==> flow/design.v <==
`timescale 1ns / 1ps
module uart_rx #(
  parameter   CLK_FREQ      = 125_000_000,
  parameter   BAUD_RATE     = 115_200,
  parameter   CLKS_PER_BIT  = CLK_FREQ / BAUD_RATE
)
(
  input wire        iClk, iRst,
  input wire        iRxSerial,
  output wire [7:0] oRxByte, 
  output wire       oRxDone
 );
  localparam sIDLE             = 3'b000;
  localparam sRX_START         = 3'b001;
  localparam sRX_DATA          = 3'b010;
  localparam sRX_SAMPLE        = 3'b011;
  localparam sRX_DATA_COMPLETE = 3'b100;
  localparam sRX_STOP          = 3'b101;
  localparam sRX_DONE          = 3'b110;
  reg [2:0] rFSM_Current, wFSM_Next; 
  reg [$clog2(CLKS_PER_BIT):0]   rCnt_Current, wCnt_Next;
  reg [2:0] rBit_Current, wBit_Next;
  reg [7:0] rRxData_Current, wRxData_Next;  
  reg rRx1, rRx2;
  always @(posedge iClk)
    begin
      rRx1 <= iRxSerial;
      rRx2 <= rRx1;
    end
  always @(posedge iClk)
    begin
      if(iRst == 1)
      begin
          rFSM_Current <= sIDLE;
          rCnt_Current <= 0;
          rBit_Current <= 0;
          rRxData_Current <= 0;
      end
      else
      begin
          rFSM_Current <= wFSM_Next;
          rCnt_Current <= wCnt_Next;
          rBit_Current <= wBit_Next;
          rRxData_Current <= wRxData_Next;
      end
    end
 always @(*)
    begin
        case(rFSM_Current)
            sIDLE: 
                begin
                wCnt_Next = 0;
                wBit_Next = 0;
                wRxData_Next = 0; 
                if(iRxSerial == 0)
                    wFSM_Next = sRX_START;
                else
                    wFSM_Next = sIDLE;
                end
            sRX_START:
                begin
                    wBit_Next = 0;
                    wRxData_Next = rRxData_Current;
                    if(rCnt_Current < (CLKS_PER_BIT - 1) ) begin
                        wFSM_Next = sRX_START;
                        wCnt_Next = rCnt_Current + 1;
                    end else begin
                        wFSM_Next = sRX_DATA;
                        wCnt_Next = 0;
                    end
                end
            sRX_DATA:
                begin
                    if(rCnt_Current < (((CLKS_PER_BIT-1)/2) - 1))
                        begin
                        wFSM_Next = sRX_DATA;
                        wCnt_Next = rCnt_Current + 1;
                        wBit_Next = rBit_Current;
                        wRxData_Next = rRxData_Current;
                        end
                    else
                        begin
                        wFSM_Next = sRX_SAMPLE;
                        wCnt_Next = rCnt_Current + 1;
                        wBit_Next = rBit_Current;
                        wRxData_Next = rRxData_Current;
                        end
                end
            sRX_SAMPLE:
                begin
                    wFSM_Next = sRX_DATA_COMPLETE;
                    wCnt_Next = rCnt_Current + 1;
                    wBit_Next = rBit_Current;
                    wRxData_Next = {rRx2, rRxData_Current[7:1]};
                end
            sRX_DATA_COMPLETE:
                begin
                    if(rCnt_Current < (CLKS_PER_BIT - 1))
                        begin
                        wFSM_Next = sRX_DATA_COMPLETE;
                        wCnt_Next = rCnt_Current + 1;
                        wBit_Next = rBit_Current;
                        wRxData_Next = rRxData_Current;
                        end
                    else
                        begin
                        if(rBit_Current < 7)
                            begin
                            wFSM_Next = sRX_DATA;
                            wCnt_Next = 0;
                            wBit_Next = rBit_Current+1;
                            wRxData_Next = rRxData_Current;
                            end
                        else
                            begin
                            wFSM_Next = sRX_STOP;
                            wCnt_Next = 0;
                            wBit_Next = 0;
                            wRxData_Next = rRxData_Current;
                            end    
                        end
                end
            sRX_STOP:
                begin
                    wRxData_Next = rRxData_Current;
                    wBit_Next = 0;
                    if (rCnt_Current < (CLKS_PER_BIT - 1))
                        begin
                            wFSM_Next = sRX_STOP;
                            wCnt_Next = rCnt_Current + 1;
                        end
                    else
                        begin
                            wFSM_Next = sRX_DONE;
                            wCnt_Next = 0;
                        end
                end
            sRX_DONE:
                begin
                wRxData_Next = rRxData_Current;
                wBit_Next = 0;
                wCnt_Next = 0;
                wFSM_Next = sIDLE;
                end
            default:
                begin
                wFSM_Next = sIDLE;
                wCnt_Next = 0;
                wBit_Next = 0;
                wRxData_Next = 0;
                end
            endcase
    end
    assign oRxByte = rRxData_Current;
    assign oRxDone = (rFSM_Current == sRX_DONE) ? 1 : 0;
endmodule
`timescale 1ns / 1ps
module uart_tx #(
    parameter   CLK_FREQ      = 125000000,
    parameter   BAUD_RATE     = 115200,
    parameter   CLKS_PER_BIT  = CLK_FREQ / BAUD_RATE
  )
  (
   input wire       iClk, iRst,
   input wire       iTxStart,
   input wire [7:0] iTxByte, 
   output wire      oTxSerial,
   output wire      oTxBusy,
   output wire      oTxDone
   );
  localparam sIDLE         = 3'b000;
  localparam sTX_START     = 3'b001;
  localparam sTX_DATA      = 3'b010;
  localparam sTX_STOP      = 3'b011;
  localparam sDONE         = 3'b100;
  reg [2:0] rFSM_Current, wFSM_Next; 
  reg [$clog2(CLKS_PER_BIT):0]   rCnt_Current, wCnt_Next;
  reg [2:0] rBit_Current, wBit_Next;
  reg [7:0] rTxData_Current, wTxData_Next;
  always @(posedge iClk)
  begin
    if (iRst==1)
      begin
        rFSM_Current <= sIDLE;
        rCnt_Current <= 0;
        rBit_Current <= 0;
        rTxData_Current <= 0;
      end
    else
      begin
        rFSM_Current <= wFSM_Next;
        rCnt_Current <= wCnt_Next;
        rBit_Current <= wBit_Next;
        rTxData_Current <= wTxData_Next;
      end
  end
  always @(*)
    begin
      case (rFSM_Current)
        sIDLE :
          begin
            wCnt_Next = 0;
            wBit_Next = 0;
            if (iTxStart == 1)
              begin
                wFSM_Next = sTX_START;
                wTxData_Next = iTxByte;    
              end
            else
             begin    
                wFSM_Next = sIDLE;
                wTxData_Next = rTxData_Current;
             end
          end 
        sTX_START :
            begin
              wTxData_Next = rTxData_Current;
              wBit_Next = 0;
              if (rCnt_Current < (CLKS_PER_BIT - 1) )
                begin
                  wFSM_Next = sTX_START;
                  wCnt_Next = rCnt_Current + 1;
                end
              else
                begin
                  wFSM_Next = sTX_DATA;
                  wCnt_Next = 0;
                end
            end 
          sTX_DATA :
            begin
              if (rCnt_Current < (CLKS_PER_BIT - 1) )
                begin
                  wFSM_Next = sTX_DATA;
                  wCnt_Next = rCnt_Current + 1;
                  wTxData_Next = rTxData_Current;
                  wBit_Next = rBit_Current;
                end
              else
                begin
                  wCnt_Next = 0;
                  if (rBit_Current != 7)
                    begin
                      wFSM_Next = sTX_DATA;
                      wBit_Next = rBit_Current + 1;
                      wTxData_Next = { 1'b0, rTxData_Current[7:1] };  
                    end
                  else
                    begin
                      wFSM_Next = sTX_STOP;
                      wBit_Next = 0;
                      wTxData_Next = rTxData_Current;
                    end
                end
            end  
          sTX_STOP :
            begin
              wTxData_Next = rTxData_Current;
              wBit_Next = 0;
              if (rCnt_Current < (CLKS_PER_BIT - 1) )
                begin
                  wFSM_Next = sTX_STOP;
                  wCnt_Next = rCnt_Current + 1;
                end
              else
                begin
                  wFSM_Next = sDONE;
                  wCnt_Next = 0;
                end
            end 
          sDONE :
            begin
              wTxData_Next = rTxData_Current;
              wBit_Next = 0;
              wCnt_Next = 0;
              wFSM_Next = sIDLE;
            end
          default :
            begin
              wFSM_Next = sIDLE;
              wCnt_Next = 0;
              wBit_Next = 0;
              wTxData_Next = 0;
            end 
        endcase
    end
  reg rTxSerial;
  always @(*)
  begin
    if (rFSM_Current == sTX_START)
      rTxSerial = 0;
    else if (rFSM_Current == sTX_DATA)
      rTxSerial = rTxData_Current[0];
    else
      rTxSerial = 1;
  end
  assign oTxSerial = rTxSerial;
  assign oTxBusy = ( (rFSM_Current == sIDLE) || (rFSM_Current == sDONE) ) ? 0 : 1;
  assign oTxDone = (rFSM_Current == sDONE) ? 1 : 0;
endmodule
`timescale 1ns / 1ps
module partial_full_adder(
    input   wire iA, iB,
    input   wire iCarryIn,
    output  wire oSum, oGen, oPropagate
    );
assign oSum = iA ^ iB ^ iCarryIn;
assign oGen = iA & iB;
assign oPropagate = iA | iB;
endmodule
`timescale 1ns / 1ps
module carry_lookahead_adder_4b #(
    parameter ADDER_WIDTH = 4
) (
    input   wire [ADDER_WIDTH-1:0] iA, iB,
    input   wire                   iCarryIn,
    output  wire [ADDER_WIDTH-1:0] oSum,
    output  wire                   oCarry
);
    wire [ADDER_WIDTH-1:0] wGen, wPropagate;
    partial_full_adder PFA1(
        .iA(iA[0]),
        .iB(iB[0]),
        .iCarryIn(iCarryIn),
        .oSum(oSum[0]),
        .oGen(wGen[0]),
        .oPropagate(wPropagate[0])
    );
    partial_full_adder PFA2(
        .iA(iA[1]),
        .iB(iB[1]),
        .iCarryIn(wCarry[0]),  
        .oSum(oSum[1]),
        .oGen(wGen[1]),
        .oPropagate(wPropagate[1])
    );
    partial_full_adder PFA3(
        .iA(iA[2]),
        .iB(iB[2]),
        .iCarryIn(wCarry[1]),  
        .oSum(oSum[2]),
        .oGen(wGen[2]),
        .oPropagate(wPropagate[2])
    );
    partial_full_adder PFA4(
        .iA(iA[3]),
        .iB(iB[3]),
        .iCarryIn(wCarry[2]),  
        .oSum(oSum[3]),
        .oGen(wGen[3]),
        .oPropagate(wPropagate[3])
    );
    wire [ADDER_WIDTH-2:0] wCarry;
    assign wCarry[0] = wGen[0] | (wPropagate[0] & iCarryIn);
    assign wCarry[1] = wGen[1] | (wPropagate[1] & wGen[0]) | (wPropagate[1] & wPropagate[0] & iCarryIn);
    assign wCarry[2] = wGen[2] | (wPropagate[2] & wGen[1]) | (wPropagate[2] & wPropagate[1] & wGen[0]) | (wPropagate[2] & wPropagate[1] & wPropagate[0] & iCarryIn);
    assign oCarry    = wGen[3] | (wPropagate[3] & wGen[2]) | (wPropagate[3] & wPropagate[2] & wGen[1]) | (wPropagate[3] & wPropagate[2] & wPropagate[1] & wGen[0]) | (wPropagate[3] & wPropagate[2] & wPropagate[1] & wPropagate[0] & iCarryIn); 
endmodule
`timescale 1ns / 1ps
module carry_lookahead_adder_16b (
    input   wire [15:0] iA, iB,
    input   wire                   iCarryIn,
    output  wire [15:0] oSum,
    output  wire                   oCarry
);
    wire [2:0] w_oCarry;
    carry_lookahead_adder_4b CLA1(.iA(iA[3:0]), .iB(iB[3:0]), .iCarryIn(iCarryIn), .oSum(oSum[3:0]), .oCarry(w_oCarry[0]));
    carry_lookahead_adder_4b CLA2(.iA(iA[7:4]), .iB(iB[7:4]), .iCarryIn(w_oCarry[0]), .oSum(oSum[7:4]), .oCarry(w_oCarry[1]));
    carry_lookahead_adder_4b CLA3(.iA(iA[11:8]), .iB(iB[11:8]), .iCarryIn(w_oCarry[1]), .oSum(oSum[11:8]), .oCarry(w_oCarry[2]));
    carry_lookahead_adder_4b CLA4(.iA(iA[15:12]), .iB(iB[15:12]), .iCarryIn(w_oCarry[2]), .oSum(oSum[15:12]), .oCarry(oCarry));
endmodule
`timescale 1ns / 1ps
module carry_select_adder_Nb #(
    parameter ADDER_WIDTH = 128,
    parameter SUB_WIDTH = 16
) (
    input   wire [ADDER_WIDTH-1:0] iA, iB,
    input   wire                   iCarryIn,
    output  wire [ADDER_WIDTH-1:0] oSum,
    output  wire                   oCarry
);
    wire oCarry1;
    wire [1:0] oCarryFA [0:ADDER_WIDTH/SUB_WIDTH-1];
    wire [SUB_WIDTH-1:0] oSumFA [0:ADDER_WIDTH/SUB_WIDTH-1][0:1];
    carry_lookahead_adder_16b CLA(.iA(iA[SUB_WIDTH-1:0]), .iB(iB[SUB_WIDTH-1:0]), .iCarryIn(iCarryIn), .oSum(oSum[SUB_WIDTH-1:0]), .oCarry(oCarry1));
    genvar i;
    generate
        for (i = SUB_WIDTH; i < ADDER_WIDTH; i = i + SUB_WIDTH)
        begin : adders
            carry_lookahead_adder_16b CLA_noCarry(.iA(iA[i+SUB_WIDTH-1:i]), .iB(iB[i+SUB_WIDTH-1:i]), .iCarryIn(1'b0), .oSum(oSumFA[i/SUB_WIDTH][0]), .oCarry(oCarryFA[i/SUB_WIDTH][0]));
            carry_lookahead_adder_16b CLA_carry(.iA(iA[i+SUB_WIDTH-1:i]), .iB(iB[i+SUB_WIDTH-1:i]), .iCarryIn(1'b1), .oSum(oSumFA[i/SUB_WIDTH][1]), .oCarry(oCarryFA[i/SUB_WIDTH][1]));
        end
    endgenerate
    wire [1:ADDER_WIDTH/SUB_WIDTH-1] mux_select;
    assign mux_select[1] = (oCarry1 == 0) ? oCarryFA[1][0] : oCarryFA[1][1];
    genvar j;
    generate
        for (j = 2; j < ADDER_WIDTH/SUB_WIDTH; j = j + 1)
        begin
            assign mux_select[j] = (mux_select[j-1] == 0) ? oCarryFA[j-1][0] : oCarryFA[j-1][1];
        end
    endgenerate
    generate
        genvar l;
        for (l = 0; l < SUB_WIDTH; l = l + 1)
        begin : assign_bit
            assign oSum[SUB_WIDTH + l] = (oCarry1 == 0) ? oSumFA[1][0][l] : oSumFA[1][1][l];
        end
    endgenerate
    genvar k;
    generate
        for (k = SUB_WIDTH*2; k < ADDER_WIDTH; k = k + SUB_WIDTH)
        begin : assign_sum
            genvar l;
            for (l = 0; l < SUB_WIDTH; l = l + 1)
            begin : assign_bit
                assign oSum[k+l] = (mux_select[k/SUB_WIDTH] == 0) ? oSumFA[k/SUB_WIDTH][0][l] : oSumFA[k/SUB_WIDTH][1][l];
            end
        end
    endgenerate
    assign oCarry = (mux_select[ADDER_WIDTH/SUB_WIDTH-1] == 0) ? oCarryFA[ADDER_WIDTH/SUB_WIDTH-1][0] : oCarryFA[ADDER_WIDTH/SUB_WIDTH-1][1];
endmodule
`timescale 1ns / 1ps
module mp_adder #(
      parameter OPERAND_WIDTH = 512,
      parameter ADDER_WIDTH   = 128,
      parameter N_ITERATIONS  = OPERAND_WIDTH / ADDER_WIDTH
    )
    (
    input  wire                       iClk,
    input  wire                       iRst,
    input  wire                       iStart,
    input  wire                       iCommand,
    input  wire [OPERAND_WIDTH-1:0]   iOpA,
    input  wire [OPERAND_WIDTH-1:0]   iOpB,
    output wire [OPERAND_WIDTH:0]     oRes,  
    output wire                       oDone);
    wire [OPERAND_WIDTH-1:0] regA_D;
    reg  [OPERAND_WIDTH-1:0] regA_Q;
    always @(posedge iClk)
    begin
        if(iRst==1)     regA_Q <= { OPERAND_WIDTH{1'b0} }; 
        else            regA_Q <= regA_D;
    end
    wire [OPERAND_WIDTH-1:0] regB_D;
    reg  [OPERAND_WIDTH-1:0] regB_Q;    
    always @(posedge iClk)
    begin
      if(iRst==1)       regB_Q <= {OPERAND_WIDTH{1'b0}}; 
      else              regB_Q <= regB_D;
    end
    reg          muxA_sel;
    wire [OPERAND_WIDTH-1:0] muxA_Out;
    assign muxA_Out = (muxA_sel == 0) ? iOpA : { {ADDER_WIDTH{1'b0}}  , regA_Q[OPERAND_WIDTH-1:ADDER_WIDTH]};
    assign regA_D = muxA_Out;
    wire [OPERAND_WIDTH-1:0] w_invOpB;
    assign w_invOpB = (iCommand == 0) ? iOpB : (~iOpB);
    reg  muxB_sel;
    wire  [OPERAND_WIDTH-1:0] muxB_Out;
    assign muxB_Out = (muxB_sel == 0) ? w_invOpB : { {ADDER_WIDTH{1'b0}}  , regB_Q[OPERAND_WIDTH-1:ADDER_WIDTH]};
    assign regB_D = muxB_Out;
    wire [ADDER_WIDTH-1:0]  operandA;
    wire [ADDER_WIDTH-1:0]  operandB;
    wire                    carry_in;
    wire [ADDER_WIDTH-1:0]  result;
    wire                    carry_out;
    carry_select_adder_Nb #( .ADDER_WIDTH(ADDER_WIDTH)) 
    carry_select_inst   (
        .iA( operandA ), 
        .iB( operandB ),
        .iCarryIn( carry_in ),
        .oSum(result),
        .oCarry(carry_out)
      );
    reg  [OPERAND_WIDTH-1:0] regResult;
    always @(posedge iClk)
    begin
        if(iRst==1)   regResult <= { OPERAND_WIDTH{1'b0} };
      else            regResult <= { result, regResult[OPERAND_WIDTH-1:ADDER_WIDTH] };
    end
    reg  regCout;
    always @(posedge iClk)
    begin
      if(iRst==1)   regCout <= 1'b0;
      else          regCout <= carry_out;
    end
    wire w_Carry;
    assign w_Carry = (iCommand == 0) ? 1'b0 : 1'b1;  
    reg  muxCarry_sel;
    wire muxCarryIn;
    assign muxCarryIn = (muxCarry_sel == 0) ? w_Carry : regCout;
    assign operandA = regA_Q;
    assign operandB = regB_Q;
    assign carry_in = muxCarryIn;
    assign oRes = { regCout, regResult};
    localparam s_IDLE         = 3'b000;
    localparam s_STORE_OPS    = 3'b001;
    localparam s_ADD_FIRST    = 3'b010;
    localparam s_ADD_WORDS    = 3'b011;
    localparam s_DONE         = 3'b100;
    reg [2:0] rFSM_current, wFSM_next;
    always @(posedge iClk)
    begin
        if(iRst==1)	  
            rFSM_current <= s_IDLE;
        else          
            rFSM_current <= wFSM_next;
    end
    reg [$clog2(N_ITERATIONS):0] rCnt_Current, wCnt_next;
    always @(posedge iClk)
    begin
        if(iRst==1)	  
            rCnt_Current <= 0;
        else          
            rCnt_Current <= wCnt_next;
    end
    always @(*)
    begin
        case(rFSM_current)
            s_IDLE: 
              begin         
                muxA_sel = 0;
                muxB_sel = 0;
                muxCarry_sel = 0;
                wCnt_next = 0;
                if (iStart==1)
                    wFSM_next = s_STORE_OPS;
                else
                    wFSM_next = s_IDLE;
              end
            s_STORE_OPS: 
              begin
                muxA_sel = 0;
                muxB_sel = 0;
                muxCarry_sel = 0;
                wCnt_next = rCnt_Current + 1;
                wFSM_next = s_ADD_FIRST;
              end
            s_ADD_FIRST: 
              begin
                muxA_sel = 1;
                muxB_sel = 1;
                muxCarry_sel = 0;
                wCnt_next = rCnt_Current + 1;
                wFSM_next = s_ADD_WORDS;
              end
            s_ADD_WORDS: 
              begin
                muxA_sel = 1;
                muxB_sel = 1;
                muxCarry_sel = 1;
                wCnt_next = rCnt_Current + 1;
                if ( rCnt_Current < (N_ITERATIONS - 1) )
                  wFSM_next = s_ADD_WORDS;
                else
                  wFSM_next = s_DONE;
              end
            s_DONE:
              begin
                muxA_sel = 1;
                muxB_sel = 1;
                muxCarry_sel = 1;
                wCnt_next = 0;
                wFSM_next = s_IDLE;
              end  
            default: 
              begin 
                muxA_sel = 0;
                muxB_sel = 0;
                muxCarry_sel = 0;
                wCnt_next = 0;
                wFSM_next = s_IDLE;
              end
        endcase
    end
    reg regDone;
    always @(posedge iClk)
    begin
      if(iRst)    regDone <= 1'd0; 
      else        regDone <= ( rFSM_current == s_DONE ) ? 1'b1 : 1'b0;
    end
    assign oDone = regDone;
endmodule
`timescale 1ns / 1ps
module uart_top #(
    parameter   OPERAND_WIDTH = 512,
    parameter   ADDER_WIDTH   = 128,
    parameter   NBYTES        = OPERAND_WIDTH / 8,  
    parameter   CLK_FREQ      = 125_000_000,
    parameter   BAUD_RATE     = 7_812_500    
  )  
  (
    input   wire   iClk, iRst,
    input   wire   iRx,
    output  wire   oTx
  );
  reg [NBYTES*8-1:0] rBuffer1, rBuffer2;
  wire [(NBYTES)*8:0] wBuffer3;
  reg [(NBYTES+1)*8-1:0] rBufferRes;
  localparam s_IDLE         = 3'b000;
  localparam s_WAIT_RX1     = 3'b001;
  localparam s_WAIT_RX2     = 3'b010;
  localparam s_ADDITION     = 3'b011;
  localparam s_TX           = 3'b100;
  localparam s_WAIT_TX      = 3'b101;
  localparam s_DONE         = 3'b110;
  localparam s_WAIT_ADD_SUB = 3'b111;
  reg [2:0]   rFSM;  
  reg         rTxStart;
  reg [7:0]   rTxByte;
  wire        wTxBusy;
  wire        wTxDone;
  wire [7:0] wRxByte;
  wire wRxDone;
  uart_tx #(  .CLK_FREQ(CLK_FREQ), .BAUD_RATE(BAUD_RATE) )
  UART_TX_INST
    (.iClk(iClk),
     .iRst(iRst),
     .iTxStart(rTxStart),
     .iTxByte(rTxByte),
     .oTxSerial(oTx),
     .oTxBusy(wTxBusy),
     .oTxDone(wTxDone)
     );
  uart_rx #( .CLK_FREQ(CLK_FREQ), .BAUD_RATE(BAUD_RATE) )
  UART_RX_INST
  (.iClk(iClk),
   .iRst(iRst),
   .iRxSerial(iRx),
   .oRxByte(wRxByte),
   .oRxDone(wRxDone)
   );
   reg r_StartAdd;
   wire w_DoneAdd;
   mp_adder #( .OPERAND_WIDTH(OPERAND_WIDTH), .ADDER_WIDTH(ADDER_WIDTH) ) MP_ADDER_INST
   (.iClk(iClk),
    .iRst(iRst),
    .iStart(r_StartAdd),
    .iCommand(r_add_sub[0]),
    .iOpA(rBuffer1),
    .iOpB(rBuffer2),
    .oRes(wBuffer3),
    .oDone(w_DoneAdd)
   );
   reg [7:0] r_add_sub;
  reg [$clog2(NBYTES):0] rCnt_Current;
  always @(posedge iClk)
  begin
  if (iRst == 1 ) 
    begin
      rFSM <= s_IDLE;
      rTxStart <= 0;
      rCnt_Current <= 0;
      rTxByte <= 0;
      rBuffer1 <= 0;
      rBuffer2 <= 0;
      rBufferRes <= 0;
    end 
  else 
    begin
      case (rFSM)
        s_IDLE :
          begin
            rFSM <= s_WAIT_ADD_SUB;
          end
        s_WAIT_ADD_SUB :
          begin
            if (wRxDone==1)
                begin
                    r_add_sub <= wRxByte;
                    rFSM <= s_WAIT_RX1;
                end 
             else
                begin
                    rFSM <= s_WAIT_ADD_SUB;
                end           
          end
        s_WAIT_RX1 :
          begin
          r_StartAdd <= 0;
            if (wRxDone==1)
                begin
                if(rCnt_Current<NBYTES-1)
                    begin
                    rCnt_Current<=rCnt_Current+1;
                    rFSM <= s_WAIT_RX1;
                    rBuffer1 <= { rBuffer1[NBYTES*8-9:0],wRxByte};            
                    end
                else
                    begin
                    rCnt_Current<=0;
                    rBuffer1 <= { rBuffer1[NBYTES*8-9:0],wRxByte}; 
                    rFSM <= s_WAIT_RX2;
                    end
                end 
             else
                begin
                    rFSM <= s_WAIT_RX1;
                end           
          end
          s_WAIT_RX2 :
          begin
            if (wRxDone==1)
                begin
                if(rCnt_Current<NBYTES-1)
                    begin
                    r_StartAdd <= 0;
                    rCnt_Current<=rCnt_Current+1;
                    rFSM <= s_WAIT_RX2;
                    rBuffer2 <= { rBuffer2[NBYTES*8-9:0],wRxByte};            
                    end
                else
                    begin
                    rCnt_Current<=0;
                    rBuffer2 <= { rBuffer2[NBYTES*8-9:0],wRxByte}; 
                    r_StartAdd <= 1;                  
                    rFSM <= s_ADDITION;
                    end
                end 
             else
                begin
                    r_StartAdd <= 0;
                    rFSM <= s_WAIT_RX2;
                end           
          end  
        s_ADDITION:
        begin
            rCnt_Current<=0;
            if(w_DoneAdd != 1)
                begin
                    r_StartAdd <= 1;
                    rFSM <= s_ADDITION;
                end
            else
                begin
                r_StartAdd <= 0;
                rFSM <= s_TX;
                if(r_add_sub[0] == 0)
                    begin
                    rBufferRes <= {7'b0000000,wBuffer3};
                    end
                else
                    begin
                    rBufferRes <= {8'b00000000,wBuffer3[OPERAND_WIDTH-1:0]};
                    end
                end
        end
        s_TX :
          begin
            if ( (rCnt_Current < (NBYTES+1)) && (wTxBusy ==0) ) 
              begin
                rFSM <= s_WAIT_TX;
                rTxStart <= 1; 
                rTxByte <= rBufferRes[(NBYTES+1)*8-1:(NBYTES+1)*8-8];             
                rBufferRes <= {rBufferRes[(NBYTES+1)*8-9:0] , 8'b0000_0000};     
                rCnt_Current <= rCnt_Current + 1;
              end 
            else 
              begin 
                rFSM <= s_DONE;
                rTxStart <= 0;
                rTxByte <= 0;
                rCnt_Current <= 0;
              end
            end 
            s_WAIT_TX :
              begin
                if (wTxDone) begin
                  rFSM <= s_TX;
                end else begin
                  rFSM <= s_WAIT_TX;
                  rTxStart <= 0;                   
                end
              end 
            s_DONE :
              begin
                rFSM <= s_WAIT_ADD_SUB;     
              end 
            default :
              rFSM <= s_IDLE;
          endcase
      end
    end       
endmodule
## Tool chain data of uart_top

The steps from the RTL of uart_top to its reports follow in flow order.
Line numbers count from 1 in the design file above.
Operators carry their Yosys type and port widths (W data, S select, Z words).
The mark - stands for no value.

| design | value |
|---|---|
| top | uart_top |
| clock input | iClk |
| cell library | sky130hd |
| timing corner | tt_025C_1v80 |

## Word level

Source: Yosys, flattened and elaborated, memories not mapped. Widths are those after wreduce. Registers that Yosys merges into a memory's read port (data or address) are not register bits. Print and check cells do not count.

| cells by class | value |
|---|---|
| equality and inequality tests | 30 |
| bitwise operators | 1598 |
| add/sub/neg operators | 6 |
| reduce/logical cells | 33 |
| muxes and demuxes | 185 |
| magnitude comparators | 7 |

Operators by type and width:

| operator | number |
|---|---|
| $pmux W520 S2 | 1 |
| $mux W520 | 2 |
| $mux W384 | 2 |
| $and A1 B1 Y1 | 696 |
| $or A1 B1 Y1 | 532 |
| $mux W513 | 1 |
| $not A512 Y512 | 1 |
| $mux W512 | 1 |
| $xor A1 B1 Y1 | 354 |
| $mux W1 | 143 |
| $mux W8 | 4 |
| $mux W3 | 10 |
| $eq A3 B3 Y1 const B | 9 |
| $eq A3 B2 Y1 const B | 8 |
| $pmux W8 S3 | 1 |
| $pmux W3 S4 | 2 |
| $pmux W7 S3 | 1 |
| $pmux W3 S7 | 1 |
| $mux W7 | 3 |
| $reduce_or A3 Y1 | 6 |
| $pmux W3 S6 | 1 |
| $pmux W8 S2 | 1 |
| $not A1 Y1 | 15 |
| $reduce_or A2 Y1 | 7 |
| $reduce_and A2 Y1 | 6 |
| $eq A3 B1 Y1 const B | 4 |
| $logic_not A3 Y1 | 4 |
| $mux W2 | 6 |

Not listed: further kinds 25, cells in them 37.

| word-level totals | value |
|---|---|
| output and inout bits | 1 |
| register bits | 3149 |

## Longest topological paths

Depth = most cells in a row (Yosys ltp): at word level without a register or memory, in the mapped netlist without a sequential cell, where the memories' decode and read muxes count.

| logic depth | value |
|---|---|
| depth in word-level cells | 20 |
| ABC_AREA | 0 |
| gate-level depth with buffers | 16 |

## After synthesis

Yosys stat after the flow's synthesis: flattened, memories mapped to cells. It holds for the ABC_AREA given above (unset counts as 0); a run with the other value may have another netlist.

Cell types:

| cell type | number | total area (um2) |
|---|---|---|
| sky130_fd_sc_hd__dfxtp_1 | 3160 | 6.33E+04 |
| sky130_fd_sc_hd__nand2_1 | 2882 | 1.08E+04 |
| sky130_fd_sc_hd__a21oi_1 | 1530 | 7.66E+03 |
| sky130_fd_sc_hd__a211oi_1 | 896 | 6.73E+03 |
| sky130_fd_sc_hd__mux2i_1 | 507 | 5.07E+03 |
| sky130_fd_sc_hd__xnor2_1 | 571 | 5E+03 |
| sky130_fd_sc_hd__nor2_1 | 1251 | 4.7E+03 |
| sky130_fd_sc_hd__clkbuf_1 | 933 | 3.5E+03 |
| sky130_fd_sc_hd__ha_1 | 263 | 3.29E+03 |
| sky130_fd_sc_hd__nor2b_1 | 440 | 2752.64 |
| sky130_fd_sc_hd__inv_1 | 341 | 1.28E+03 |
| sky130_fd_sc_hd__and2_1 | 138 | 863.328 |
| sky130_fd_sc_hd__fa_1 | 25 | 500.48 |
| sky130_fd_sc_hd__xor2_1 | 38 | 332.819 |
| sky130_fd_sc_hd__o21bai_1 | 29 | 217.709 |
| sky130_fd_sc_hd__nand2b_1 | 28 | 175.168 |
| sky130_fd_sc_hd__a22oi_1 | 23 | 172.666 |
| sky130_fd_sc_hd__o21ai_0 | 33 | 165.158 |

Not listed: further types 66, cells in them 295.

| mapped netlist | value |
|---|---|
| area of sequential cells | 63320.7 um2 |
| standard cells after synthesis | 13383 |
| flip-flops | 3162 |
| buffers | 986 |
| mapped area | 118727.6 um2 |

By module: a second synthesis without flattening, with its own total; a netlist apart from the flattened one above.

| unflattened totals | value |
|---|---|
| cell total of the unflattened synthesis | 13842 |
| area total of the unflattened synthesis | 124257.9 um2 |

Rows give one instance, submodules left out.

By module:

| module | sequential area (um2) | instances | area (um2) | cells |
|---|---|---|---|---|
| uart_top | 31450.2 | 1 | 56954.6 | 6856 |
| mp_adder | 30949.7 | 1 | 50066.8 | 4743 |
| partial_full_adder | 0.0 | 240 | 45.0 | 6 |
| carry_lookahead_adder_4b | 0.0 | 60 | 38.8 | 5 |
| carry_select_adder_Nb (ADDER_WIDTH=128) | 0.0 | 1 | 2099.5 | 295 |
| uart_rx | 500.5 | 1 | 1033.5 | 108 |
| uart_tx | 420.4 | 1 | 965.9 | 100 |
| carry_lookahead_adder_16b | 0.0 | 15 | 0.0 | 0 |

## Worst setup path after synthesis

OpenSTA on the mapped netlist: ideal clock, no wires. The path of least setup slack (recovery checks aside). Input and output delay are each 20% of the period. Register names are those of the netlist, which keeps one name where synthesis merged equal registers.

| path post-synthesis | value |
|---|---|
| path kind | reg-to-reg |
| from | register MP_ADDER_INST.regB_Q[100] |
| to | register MP_ADDER_INST.regResult[501] |
| stages | 16 |
| path buffers | 0 |
| launch time at the first pin | 0.000 ns |
| period | 8.0 ns |
| arrival time | 3.284 ns |
| slack | 4.589 ns |
| path delay | 3.412 ns |
| synthesis period reached | 3.411 ns |

"path delay" = arrival - input delay + setup time.
"stages" counts driving pins, that of a launching flip-flop among them; a cell with two outputs on the path counts twice.
"synthesis period reached" is the clock period less the worst setup slack; recovery checks do not enter. This is arithmetic on one report: input and output delays are still those of the set period (20% each).
The rows between start and end are the longest chain of elaborated cells between them; the timing report does not say that the signal goes this way. Where chains are equally long, one stands for them.
A line is the first line of the expression or statement that the cell stems from. Yosys adds cells for indexed reads and writes and turns some case tables into memories.

| between the ends, post-synthesis | value |
|---|---|
| cell sequence | sky130_fd_sc_hd__dfxtp_1 > sky130_fd_sc_hd__inv_1 > sky130_fd_sc_hd__ha_1 > sky130_fd_sc_hd__or4_4 > sky130_fd_sc_hd__nor3b_2 > sky130_fd_sc_hd__and2_1 > sky130_fd_sc_hd__and2_1 > sky130_fd_sc_hd__a21boi_1 > sky130_fd_sc_hd__o211ai_2 > sky130_fd_sc_hd__a311oi_2 > sky130_fd_sc_hd__nor2_1 > sky130_fd_sc_hd__o21bai_1 > sky130_fd_sc_hd__a21oi_1 > sky130_fd_sc_hd__fa_1 > sky130_fd_sc_hd__xor2_1 > sky130_fd_sc_hd__nor2_1 |
| cells in the longest elaborated chain | 10 |
| elaborated cells on any way between the ends | 19 |
| RTL lines with such cells | 5 |

Ends and longest elaborated chain, post-synthesis:

| what | line | source |
|---|---|---|
| from (decl) | 446 | `reg  [OPERAND_WIDTH-1:0] regB_Q;` |
| from (assign) | 449 | `if(iRst==1)       regB_Q <= {OPERAND_WIDTH{1'b0}};` |
| from (assign) | 450 | `else              regB_Q <= regB_D;` |
| $and A1 B1 Y1 | 308 | `assign oGen = iA & iB;` |
| $and A1 B1 Y1 | 357 | `assign oCarry    = wGen[3] \| (wPropagate[3] & wGen[2]) \| (wPropagate[3] & wPropagate[2] & wGen[1]) \| (wPropaga ...` |
| $or A1 B1 Y1 x2 | 357 |  |
| $and A1 B1 Y1 | 357 |  |
| $or A1 B1 Y1 | 357 |  |
| $and A1 B1 Y1 | 357 |  |
| $or A1 B1 Y1 | 357 |  |
| $mux W1 | 400 | `assign mux_select[j] = (mux_select[j-1] == 0) ? oCarryFA[j-1][0] : oCarryFA[j-1][1];` |
| $mux W1 | 417 | `assign oSum[k+l] = (mux_select[k/SUB_WIDTH] == 0) ? oSumFA[k/SUB_WIDTH][0][l] : oSumFA[k/SUB_WIDTH][1][l];` |
| to (assign) | 478 | `if(iRst==1)   regResult <= { OPERAND_WIDTH{1'b0} };` |
| to (assign) | 479 | `else            regResult <= { result, regResult[OPERAND_WIDTH-1:ADDER_WIDTH] };` |
| to (decl) | 475 | `reg  [OPERAND_WIDTH-1:0] regResult;` |

## Path in the finished layout

From the final timing report of stored run 1: the path of least setup slack in the routed layout; clock arrival at registers is part of the times.

| path post-layout | value |
|---|---|
| path kind | reg-to-reg |
| from | register MP_ADDER_INST.regB_Q[16] |
| to | register MP_ADDER_INST.regResult[493] |
| path buffers | 1 |
| slack | 0.27 ns |
| launch time at the first pin | 0.86 ns |
| stages | 16 |
| arrival time | 4.66 ns |
| period | 4.2 ns |

The rows between start and end are the longest chain of elaborated cells between them; the timing report does not say that the signal goes this way. Where chains are equally long, one stands for them.

| between the ends, post-layout | value |
|---|---|
| cell sequence | sky130_fd_sc_hd__dfxtp_1 > sky130_fd_sc_hd__ha_1 > sky130_fd_sc_hd__nor2b_1 > sky130_fd_sc_hd__o2111ai_1 > sky130_fd_sc_hd__nand4b_1 > sky130_fd_sc_hd__a211oi_2 > sky130_fd_sc_hd__o21ai_2 > sky130_fd_sc_hd__buf_4 > sky130_fd_sc_hd__o2111ai_1 > sky130_fd_sc_hd__nand3_2 > sky130_fd_sc_hd__a21bo_2 > sky130_fd_sc_hd__a21oi_1 > sky130_fd_sc_hd__o21bai_1 > sky130_fd_sc_hd__fa_1 > sky130_fd_sc_hd__xnor2_1 > sky130_fd_sc_hd__nor2_1 |
| cells in the longest elaborated chain | 17 |
| elaborated cells on any way between the ends | 25 |
| RTL lines with such cells | 6 |

Ends and longest elaborated chain, post-layout:

| what | line | source |
|---|---|---|
| from (decl) | 446 | `reg  [OPERAND_WIDTH-1:0] regB_Q;` |
| from (assign) | 449 | `if(iRst==1)       regB_Q <= {OPERAND_WIDTH{1'b0}};` |
| from (assign) | 450 | `else              regB_Q <= regB_D;` |
| $and A1 B1 Y1 | 308 | `assign oGen = iA & iB;` |
| $and A1 B1 Y1 | 357 | `assign oCarry    = wGen[3] \| (wPropagate[3] & wGen[2]) \| (wPropagate[3] & wPropagate[2] & wGen[1]) \| (wPropaga ...` |
| $or A1 B1 Y1 x2 | 357 |  |
| $and A1 B1 Y1 | 357 |  |
| $or A1 B1 Y1 | 357 |  |
| $and A1 B1 Y1 | 357 |  |
| $or A1 B1 Y1 | 357 |  |
| $and A1 B1 Y1 | 357 |  |
| $or A1 B1 Y1 | 357 |  |
| $mux W1 | 395 | `assign mux_select[1] = (oCarry1 == 0) ? oCarryFA[1][0] : oCarryFA[1][1];` |
| $mux W1 x5 | 400 | `assign mux_select[j] = (mux_select[j-1] == 0) ? oCarryFA[j-1][0] : oCarryFA[j-1][1];` |
| $mux W1 | 417 | `assign oSum[k+l] = (mux_select[k/SUB_WIDTH] == 0) ? oSumFA[k/SUB_WIDTH][0][l] : oSumFA[k/SUB_WIDTH][1][l];` |
| to (assign) | 478 | `if(iRst==1)   regResult <= { OPERAND_WIDTH{1'b0} };` |
| to (assign) | 479 | `else            regResult <= { result, regResult[OPERAND_WIDTH-1:ADDER_WIDTH] };` |
| to (decl) | 475 | `reg  [OPERAND_WIDTH-1:0] regResult;` |

Wiki page: uart_top / flow data

Module uart_top, platform sky130hd: 4 stored runs of the flow (Yosys, OpenROAD) with differing settings, in no particular order. Input and output delays are each 20% of the period that was set; the output load is 0.01 pF.
"achieved period": clock period set for the run, less the worst setup slack. It is reckoned from that one timing run; input and output delays stay at 20% of the period that was set.
By "time of the worst setup path" is meant the share of the clock period that the worst setup path is allowed (20% is reserved at inputs, 20% at outputs), minus its slack. Clock arrival times at its registers enter into it.
"power consumption" rests on the timing tool's default activity at the inputs, not on a simulated workload.

## Stored run 1

==> flow/run.sh <==
#!/bin/bash
# the make line also repeats the synthesis and layout settings of config.mk as NAME=value (left out here)
make -C /OpenROAD-flow-scripts/flow DESIGN_CONFIG=/design/flow/config.mk WORK_HOME=/design/flow/orfs CLKGATE_MAP_FILE= finish
==> flow/config.mk <==
export PLATFORM = sky130hd
export DESIGN_NAME = uart_top
export DESIGN_NICKNAME = uart_top
export VERILOG_FILES = /design/flow/design.v
export SDC_FILE = /design/flow/constraint.sdc
export NUM_CORES = 4
export LEC_CHECK = 0
export CAP_MARGIN = 20
export CORE_MARGIN = 2
export CORE_UTILIZATION = 40
export SLEW_MARGIN = 20
==> flow/constraint.sdc <==
create_clock -name core_clock -period 4.2 [get_ports {iClk}]
set_input_delay 0.8400 -clock core_clock [delete_from_list [all_inputs] [get_ports {iClk}]]
set_output_delay 0.8400 -clock core_clock [all_outputs]
set_load 0.01 [all_outputs]

| result of stored run 1 | value |
|---|---|
| synthesis area | 118727.6 um2 |
| area of the die | 301192.0 um2 |
| standard-cell area after layout | 133533.0 um2 |
| utilization after layout | 45.1% |
| worst slack on setup checks | 0.266 ns |
| final setup TNS | 0.000 ns |
| lowest hold slack | 0.327 ns |
| power consumption | 61.697 mW |
| achieved period | 3.934 ns |
| time of the worst setup path | 3.93 ns |
| kind of the worst setup path | reg-to-reg |

## Stored run 2

==> flow/run.sh <==
#!/bin/bash
# the make line also repeats the synthesis and layout settings of config.mk as NAME=value (left out here)
make -C /OpenROAD-flow-scripts/flow DESIGN_CONFIG=/design/flow/config.mk WORK_HOME=/design/flow/orfs CLKGATE_MAP_FILE= finish
==> flow/config.mk <==
export PLATFORM = sky130hd
export DESIGN_NAME = uart_top
export DESIGN_NICKNAME = uart_top
export VERILOG_FILES = /design/flow/design.v
export SDC_FILE = /design/flow/constraint.sdc
export NUM_CORES = 4
export LEC_CHECK = 0
export CAP_MARGIN = 20
export CORE_MARGIN = 2
export CORE_UTILIZATION = 40
export SLEW_MARGIN = 20
==> flow/constraint.sdc <==
create_clock -name core_clock -period 2.49 [get_ports {iClk}]
set_input_delay 0.4980 -clock core_clock [delete_from_list [all_inputs] [get_ports {iClk}]]
set_output_delay 0.4980 -clock core_clock [all_outputs]
set_load 0.01 [all_outputs]

| result of stored run 2 | value |
|---|---|
| synthesis area | 118727.6 um2 |
| area of the die | 301192.0 um2 |
| standard-cell area after layout | 141458.0 um2 |
| utilization after layout | 47.8% |
| worst slack on setup checks | -1.045 ns |
| final setup TNS | -77.637 ns |
| lowest hold slack | 0.086 ns |
| power consumption | 105.288 mW |
| achieved period | 3.535 ns |
| time of the worst setup path | 3.54 ns |
| kind of the worst setup path | reg-to-reg |

## Stored run 3

==> flow/run.sh <==
#!/bin/bash
# the make line also repeats the synthesis and layout settings of config.mk as NAME=value (left out here)
make -C /OpenROAD-flow-scripts/flow DESIGN_CONFIG=/design/flow/config.mk WORK_HOME=/design/flow/orfs CLKGATE_MAP_FILE= finish
==> flow/config.mk <==
export PLATFORM = sky130hd
export DESIGN_NAME = uart_top
export DESIGN_NICKNAME = uart_top
export VERILOG_FILES = /design/flow/design.v
export SDC_FILE = /design/flow/constraint.sdc
export NUM_CORES = 4
export LEC_CHECK = 0
export ABC_AREA = 0
export CAP_MARGIN = 20
export CELL_PAD_IN_SITES_DETAIL_PLACEMENT = 2
export CORE_ASPECT_RATIO = 1.47
export CORE_MARGIN = 5
export CORE_UTILIZATION = 38
export HOLD_SLACK_MARGIN = 0.18
export MAX_ROUTING_LAYER = met4
export MIN_ROUTING_LAYER = met1
export PLACE_DENSITY_LB_ADDON = 0.11
export SETUP_SLACK_MARGIN = 0.37
export SLEW_MARGIN = 20
export TNS_END_PERCENT = 50
==> flow/constraint.sdc <==
create_clock -name core_clock -period 4.17 [get_ports {iClk}]
set_input_delay 0.8340 -clock core_clock [delete_from_list [all_inputs] [get_ports {iClk}]]
set_output_delay 0.8340 -clock core_clock [all_outputs]
set_load 0.01 [all_outputs]

| result of stored run 3 | value |
|---|---|
| synthesis area | 118727.6 um2 |
| area of the die | 323926.0 um2 |
| standard-cell area after layout | 134763.0 um2 |
| utilization after layout | 43.3% |
| worst slack on setup checks | 0.389 ns |
| final setup TNS | 0.000 ns |
| lowest hold slack | 0.334 ns |
| power consumption | 62.647 mW |
| achieved period | 3.781 ns |
| time of the worst setup path | 3.78 ns |
| kind of the worst setup path | reg-to-reg |

## Stored run 4

==> flow/run.sh <==
#!/bin/bash
# the make line also repeats the synthesis and layout settings of config.mk as NAME=value (left out here)
make -C /OpenROAD-flow-scripts/flow DESIGN_CONFIG=/design/flow/config.mk WORK_HOME=/design/flow/orfs CLKGATE_MAP_FILE= finish
==> flow/config.mk <==
export PLATFORM = sky130hd
export DESIGN_NAME = uart_top
export DESIGN_NICKNAME = uart_top
export VERILOG_FILES = /design/flow/design.v
export SDC_FILE = /design/flow/constraint.sdc
export NUM_CORES = 4
export LEC_CHECK = 0
export ABC_AREA = 0
export CAP_MARGIN = 20
export CORE_MARGIN = 2
export CORE_UTILIZATION = 33
export GPL_ROUTABILITY_DRIVEN = 1
export PLACE_DENSITY_LB_ADDON = 0.1
export SETUP_SLACK_MARGIN = 0.46
export SLEW_MARGIN = 20
export TNS_END_PERCENT = 85
==> flow/constraint.sdc <==
create_clock -name core_clock -period 3.93 [get_ports {iClk}]
set_input_delay 0.7860 -clock core_clock [delete_from_list [all_inputs] [get_ports {iClk}]]
set_output_delay 0.7860 -clock core_clock [all_outputs]
set_load 0.01 [all_outputs]

| result of stored run 4 | value |
|---|---|
| synthesis area | 118727.6 um2 |
| area of the die | 364593.0 um2 |
| standard-cell area after layout | 138164.0 um2 |
| utilization after layout | 38.5% |
| worst slack on setup checks | 0.271 ns |
| final setup TNS | 0.000 ns |
| lowest hold slack | 0.329 ns |
| power consumption | 68.597 mW |
| achieved period | 3.659 ns |
| time of the worst setup path | 3.66 ns |
| kind of the worst setup path | reg-to-reg |
